==> flow/design.v <==
`timescale 1ns/1ps
module processor(a,b,instruction,clk,rst,y);
    input [31:0] a,b;
    input [31:0] instruction;
    input clk, rst;
    wire [31:0] rs1, rs2;
    output [31:0] y;
    wire [31:0] rd;
    wire [4:0] rs1_address, rs2_address, rd_address;
    wire [6:0] opcode, p;
    wire [2:0] func;
    wire [3:0] cs;
    instruction_decoder id(instruction,opcode,clk,p,func,rs1_address,rs2_address,rd_address);
    register_bank rg(a,b,rs1_address,rs2_address,rd_address,rd,rs1,rs2,rst,clk);
    controller cn(p,func,cs);
    alu ar(rs1,rs2,cs,rd,y);
endmodule
`timescale 1ns/1ps
module instruction_decoder(instruction,opcode,clk,p,func,rs1_address,rs2_address,rd_address);
    input [31:0] instruction;
    input clk;
    output reg [6:0] opcode, p;
    output reg [2:0] func;
    output reg [4:0] rs1_address, rs2_address, rd_address;
    always@(instruction) begin
        opcode = instruction[6:0];
        p = instruction[31:25];
        func = instruction[14:12];
        rs1_address = instruction[19:15];
        rs2_address = instruction[24:20];
        rd_address = instruction[11:7];
    end
endmodule
`timescale 1ns/1ps
module register_bank (a,b,rs1_address,rs2_address,rd_address,rd,rs1,rs2,rst,clk);
    input [31:0] a,b,rd;
    input [4:0] rs1_address,rs2_address,rd_address;
    input rst,clk;
    output reg [31:0] rs1,rs2;
    always@(posedge clk) begin
        if(rst==0) begin
            rs1 <= (rs1_address==rs2_address) ? b : a;
            rs2 <= b;
        end
    end
endmodule
`timescale 1ns/1ps
module controller(p,func,cs);
    input [2:0] func;
    input [6:0] p;
    output reg [3:0] cs;
    always@(func,p) begin
        cs = {p[5],func};
    end
endmodule
`timescale 1ns/1ps
module alu(rs1,rs2,cs,rd,y);
    input [3:0] cs;
    output reg [31:0] y;
    input [31:0] rs1, rs2;
    output reg [31:0] rd;
    wire signed [31:0] sA = rs1;
    wire signed [31:0] sB = rs2;
    parameter
      ADD = 4'b0000,
      SUB = 4'b1000,
      SLL = 4'b0001,
      SLT = 4'b0010,
      SLTU = 4'b0011,
      XOR = 4'b0100,
      SRL = 4'b0101,
      SRA = 4'b1101,
      OR = 4'b0110,
      AND = 4'b0111;
    always@(cs,rs1,rs2) begin
    case(cs)
        ADD: begin
            rd = rs1+rs2;
            y=rd;
        end
        SUB: begin
            rd = rs1-rs2;
            y=rd;
        end
        SLL:begin
            rd = rs1 << rs2[4:0];
            y=rd;
        end
        SLT: begin
            rd = {31'd0,(sA < sB)};
            y=rd;
        end
        SLTU: begin
            rd = {31'd0,(rs1 < rs2)};
            y=rd;
        end
        XOR: begin
            rd = rs1 ^ rs2;
            y=rd;
        end
        SRL: begin
            rd = rs1 >> rs2[4:0];
            y=rd;
        end
        SRA: begin
            rd = sA >>> rs2[4:0];
            y=rd;
        end
        OR: begin
            rd = rs1 | rs2;
            y=rd;
        end
        AND: begin
            rd = rs1 & rs2;
            y=rd;
        end
        default: begin
            rd = 0; y=rd;
        end
    endcase
    end
endmodule
; ---- Step by step through the tools: processor
; Tool output for the design above before and after an edit, in the order of the flow.
; Lines under "orig" count in the file above, lines under "edited" in the edited file.
; "diff" is "edited" less "orig", of the values as shown; "change_rel_pct" is that difference over "orig", in percent.
; Operators: Yosys type, input widths -> output width; for muxes data width and select width s.
; Library cell names are shortened.
; A cell with n/a has no value.
[design]
design = processor
clk_port = clk
library = sky130hd
pvt_corner = tt_025C_1v80

; ---- The edit
; Unified diff, file above to edited file.
; The edit is scripted: it alters the design's behaviour and was not made to optimise anything.
; begin of diff
@@ -88,5 +88,5 @@
         end
         SLT: begin
-            rd = {31'd0,(sA < sB)};
+            rd = {31'd0,(sA >= sB)};
             y=rd;
         end
; end of diff

; ---- Elaborated design
; Counts by Yosys on the flattened word-level netlist (proc, flatten, opt, wreduce; memories kept). Register bits leave out memories and registers merged into their read ports (data or address); mux counts leave out enables and synchronous resets folded into registers. Print and check cells are left out.
[op_classes]
columns = element, orig, edited, diff, change_rel_pct
row1 = shifts, 3, 3, 0, 0.00
row2 = equal, 10, 10, 0, 0.00
row3 = muxes, 2, 2, 0, 0.00
row4 = add_sub_neg, 2, 2, 0, 0.00
row5 = reduce_logical, 1, 1, 0, 0.00
row6 = compare, 2, 2, 0, 0.00
row7 = div_mod_pow, 0, 0, 0, n/a
row8 = n_logic, 3, 3, 0, 0.00
row9 = mul, 0, 0, 0, n/a
[ops]
columns = op, orig, edited, diff, change_rel_pct
row1 = $lt 32x32->1, 2, 1, -1, -50.00
row2 = $ge 32x32->1, 0, 1, 1, n/a
; Unchanged operator kinds not shown: 16.
[word_totals]
columns = element, orig, edited, diff, change_rel_pct
row1 = latch_bits, 0, 0, 0, n/a
row2 = ramBits, 0, 0, 0, n/a
row3 = clocked_rd_ports_x_width, 0, 0, 0, n/a
row4 = register_bits, 64, 64, 0, 0.00
row5 = romBits, 0, 0, 0, n/a
row6 = output_inout_bits, 32, 32, 0, 0.00
row7 = input_bits, 98, 98, 0, 0.00
row8 = word_cells, 25, 25, 0, 0.00
row9 = memories, 0, 0, 0, n/a

; ---- Longest topological paths
; Longest topological path by Yosys (ltp), each cell counted once; first at word level (registers and memories cut), then after technology mapping (sequential cells cut; the memories' decode and read muxes count).
[logic_depth]
columns = element, orig, edited, diff, change_rel_pct
row1 = word_depth, 2, 2, 0, 0.00
row2 = ABC_AREA, 0, 0, n/a, n/a
row3 = ltp_mapped, 14, 15, 1, 7.14

; ---- After synthesis
; Yosys stat after the flow's synthesis: flattened, memories mapped to cells. It holds for the ABC_AREA given above (unset counts as 0); a run with the other value may have another netlist.
[synth_totals]
columns = element, orig, edited, diff, change_rel_pct
row1 = stdcells, 1392, 1329, -63, -4.53
row2 = ff_cells, 64, 64, 0, 0.00
row3 = synth_area_um2, 11000.6, 10822.9, -177.7, -1.62
row4 = seq_area_um2, 1921.8, 1921.8, 0.0, 0.00
[by_type]
columns = cell_type, orig, edited, diff, change_rel_pct
row1 = a21oi_1, 145, 116, -29, -20.00
row2 = nand2_1, 85, 67, -18, -21.18
row3 = a21o_1, 6, 24, 18, 300.00
row4 = mux4_1, 4, 20, 16, 400.00
row5 = o21ai_0, 86, 74, -12, -13.95
row6 = mux4_2, 39, 27, -12, -30.77
row7 = o31ai_1, 18, 6, -12, -66.67
row8 = xnor2_1, 11, 22, 11, 100.00
row9 = a211oi_1, 34, 24, -10, -29.41
row10 = o221ai_1, 16, 7, -9, -56.25
row11 = a22oi_1, 4, 13, 9, 225.00
row12 = nand2b_1, 15, 7, -8, -53.33
row13 = a221oi_1, 10, 18, 8, 80.00
row14 = mux2_2, 45, 38, -7, -15.56
row15 = nor3_1, 41, 34, -7, -17.07
row16 = o211ai_1, 16, 23, 7, 43.75
row17 = o21ai_1, 14, 9, -5, -35.71
row18 = a211o_1, 13, 8, -5, -38.46
; Unchanged cell types not shown: 13.
; The list need not be complete.
; The figures by module come from a second, unflattened synthesis with its own total; it is not the netlist above.
[hier_totals]
columns = element, orig, edited, diff, change_rel_pct
row1 = cells_unflattened, 1453, 1439, -14, -0.96
row2 = hier_area_um2, 11629.9, 11384.7, -245.2, -2.11
; Each row is one instance without its submodules.
[modules_orig]
columns = module, mod_area_um2, mod_seq_area_um2, cells, n_inst
row1 = alu, 8974.9, 0.0, 1310, 1
row2 = register_bank, 2384.8, 1921.8, 107, 1
row3 = instruction_decoder, 240.2, 0.0, 32, 1
row4 = controller, 30.0, 0.0, 4, 1
row5 = processor, 0.0, 0.0, 0, 1
[modules_edited]
columns = module, mod_area_um2, mod_seq_area_um2, cells, n_inst
row1 = alu, 8729.6, 0.0, 1296, 1
row2 = register_bank, 2384.8, 1921.8, 107, 1
row3 = instruction_decoder, 240.2, 0.0, 32, 1
row4 = controller, 30.0, 0.0, 4, 1
row5 = processor, 0.0, 0.0, 0, 1

; ---- Path before layout
; Path of least setup slack by OpenSTA after synthesis, without wires, with an ideal clock, recovery checks aside; 20% of the period is set as input and as output delay. Where synthesis merged equal registers, the netlist keeps one of their names.
[synth_timing]
columns = element, orig, edited, diff, change_rel_pct
row1 = path_kind, flip-flop to output port, flip-flop to output port, n/a, n/a
row2 = start, register rg.rs2[2], register rg.rs2[2], n/a, n/a
row3 = end, output port y[28], output port y[19], n/a, n/a
row4 = setup_slack_ns, 1.833, 1.832, -0.001, n/a
row5 = driving_pins, 15, 16, 1, 6.67
row6 = n_path_buf, 3, 3, 0, 0.00
row7 = path_delay_ns, 3.767, 3.768, 0.001, 0.03
row8 = tclk_ns, 7.0, 7.0, 0.0, 0.00
row9 = arrival_time_ns, 3.767, 3.768, 0.001, 0.03
row10 = required_time_ns, 5.600, 5.600, 0.000, 0.00
row11 = synth_period_reached_ns, 5.167, 5.168, 0.001, 0.02
; "path_delay_ns" is the arrival time less input delay plus setup time.
; A path that ends at an output port has no setup time.
; "driving_pins": output pins that drive a net of the path, with the launching flip-flop's if there is one; two outputs of one cell count as two.
; "synth_period_reached_ns" = period - worst setup slack (recovery checks aside). The figure is calculated, with input and output delays left at 20% of the set period.
; Between the ends stands the longest chain of elaborated cells between them, by number of cells; it is not shown to be the way that was timed. Of several equally long chains one is given.
; A line is the first line of the expression or statement that the cell stems from. Yosys adds cells for indexed reads and writes and turns some case tables into memories.
[synth_between_orig]
cell_sequence = edfxtp_1 -> clkinv_1 -> buf_1 -> clkbuf_1 -> buf_2 -> ha_1 -> nor2b_1 -> o2111a_1 -> o31ai_1 -> o31a_1 -> o31ai_2 -> nor3_1 -> o31a_1 -> a211o_1 -> a211o_1
elab_chain_len = 2
cells_between = 6
lines_between = 6
cone_classes = add/sub: 2; shift: 3; mux: 1
[synth_lines_orig]
columns = element, line_no
row1 = "start, declared", 39  ; output reg [31:0] rs1,rs2;
row2 = "start, assigned", 43  ; rs2 <= b;
row3 = $sub 32x32->32, 82  ; rd = rs1-rs2;
row4 = $pmux 32 s10, 76  ; case(cs)
row5 = "end, declared", 7  ; output [31:0] y;
[synth_between_edited]
cell_sequence = edfxtp_1 -> inv_2 -> buf_1 -> clkbuf_1 -> ha_1 -> buf_2 -> o21ai_1 -> o21bai_1 -> a21oi_2 -> o22ai_2 -> a221o_1 -> a21o_2 -> a21o_1 -> a211oi_2 -> mux2_1 -> o211ai_1
elab_chain_len = 2
cells_between = 6
lines_between = 6
cone_classes = add/sub: 2; shift: 3; mux: 1
[synth_lines_edited]
columns = element, line_no
row1 = "start, declared", 39  ; output reg [31:0] rs1,rs2;
row2 = "start, assigned", 43  ; rs2 <= b;
row3 = $sub 32x32->32, 82  ; rd = rs1-rs2;
row4 = $pmux 32 s10, 76  ; case(cs)
row5 = "end, declared", 7  ; output [31:0] y;

; ---- Timing after layout
; Path of least setup slack in the final report of the runs of pair A (OpenROAD, finished layout, wires in). Where an end is a register, its clock arrival counts in the times.
[layout_timing]
columns = element, orig, edited, diff, change_rel_pct
row1 = path_kind, flip-flop to output port, input port to output port, n/a, n/a
row2 = start, register rg.rs2[1], input port instruction[12], n/a, n/a
row3 = end, output port y[28], output port y[31], n/a, n/a
row4 = driving_pins, 13, 10, -3, -23.08
row5 = in_delay_ns, n/a, 1.25, n/a, n/a
row6 = arrival_time_ns, 4.76, 4.62, -0.14, -2.94
row7 = required_time_ns, 5.02, 5.02, 0.00, 0.00
row8 = setup_slack_ns, 0.26, 0.39, 0.13, n/a
row9 = tclk_ns, 6.27, 6.27, 0.00, 0.00
row10 = n_path_buf, 1, 2, 1, 100.00
; Between the ends stands the longest chain of elaborated cells between them, by number of cells; it is not shown to be the way that was timed. Of several equally long chains one is given.
[layout_between_orig]
cell_sequence = edfxtp_1 -> inv_1 -> fa_1 -> nor2b_1 -> o2111a_1 -> o31ai_1 -> o31a_1 -> o31ai_2 -> nor3_1 -> o31a_1 -> a211o_1 -> a211o_1 -> clkdlybuf4s50_1
elab_chain_len = 2
cells_between = 6
lines_between = 6
cone_classes = add/sub: 2; shift: 3; mux: 1
[layout_lines_orig]
columns = element, line_no
row1 = "start, declared", 39  ; output reg [31:0] rs1,rs2;
row2 = "start, assigned", 43  ; rs2 <= b;
row3 = $sub 32x32->32, 82  ; rd = rs1-rs2;
row4 = $pmux 32 s10, 76  ; case(cs)
row5 = "end, declared", 7  ; output [31:0] y;
[layout_between_edited]
cell_sequence = clkdlybuf4s50_1 -> nor2b_1 -> and2_1 -> o311ai_0 -> a22oi_1 -> a2111oi_2 -> nand3_1 -> a21oi_1 -> o32ai_1 -> clkdlybuf4s50_1
elab_chain_len = 2
cells_between = 11
lines_between = 1
cone_classes = eq/ne: 9; mux: 1; reduce/logical: 1
[layout_lines_edited]
columns = element, line_no
row1 = "start, declared", 4  ; input [31:0] instruction;
row2 = $eq 4x3->1, 76  ; case(cs)
row3 = $pmux 32 s10, 76
row4 = "end, declared", 7  ; output [31:0] y;

; ---- Layout results
; Both versions went through the flow (Yosys, OpenROAD) with the same settings in each pair. Constraints: input delay and output delay 20% of the set period each, output load 0.01 pF.
[settings_pair_A]
CORE_UTILIZATION = 40
period_ns = 6.27
CAP_MARGIN = 20
CORE_MARGIN = 2
SLEW_MARGIN = 20
[results_pair_A]
columns = element, orig, edited, diff, change_rel_pct
row1 = power_total_uw, 2487, 2319, -168, -6.76
row2 = period_reached_ns, 6.014, 5.876, -0.138, -2.29
row3 = yosys.chip_area_um2, 11000.6, 10822.9, -177.7, -1.62
row4 = design_die_area_um2, 28843.9, 28388.9, -455.0, -1.58
row5 = finish.utilization_frac, 0.475, 0.466, -0.009, n/a
row6 = tns_setup_ns, 0.000, 0.000, 0.000, n/a
row7 = finalCellArea_um2, 12789.8, 12465.7, -324.1, -2.53
row8 = worst_hold_slack_ns, 1.493, 1.474, -0.019, n/a
row9 = ws_setup_ns, 0.256, 0.394, 0.138, n/a
[settings_pair_B]
ABC_AREA = 1
CORE_ASPECT_RATIO = 0.66
CORE_MARGIN = 9
CORE_UTILIZATION = 52
GPL_ROUTABILITY_DRIVEN = 1
GPL_TIMING_DRIVEN = 1
MAX_ROUTING_LAYER = met4
SLEW_MARGIN = 35
period_ns = 8.62
CAP_MARGIN = 20
[results_pair_B]
columns = element, orig, edited, diff, change_rel_pct
row1 = power_total_uw, 1840, 1929, 89, 4.84
row2 = period_reached_ns, 6.754, 6.988, 0.234, 3.46
row3 = yosys.chip_area_um2, 12419.4, 12558.3, 138.9, 1.12
row4 = design_die_area_um2, 29891.4, 30190.1, 298.7, 1.00
row5 = finish.utilization_frac, 0.594, 0.6, 0.006, n/a
row6 = tns_setup_ns, 0.000, 0.000, 0.000, n/a
row7 = finalCellArea_um2, 13810.7, 14013.4, 202.7, 1.47
row8 = worst_hold_slack_ns, 1.936, 1.971, 0.035, n/a
row9 = ws_setup_ns, 1.866, 1.632, -0.234, n/a
; "period_reached_ns" = clock period - worst setup slack. The figure is calculated, with input and output delays left at 20% of the set period.
; By "power_total_uw" is meant OpenSTA's value without simulated activity: inputs other than the clock are taken to toggle once in ten clock periods, and the tool carries that through the logic.
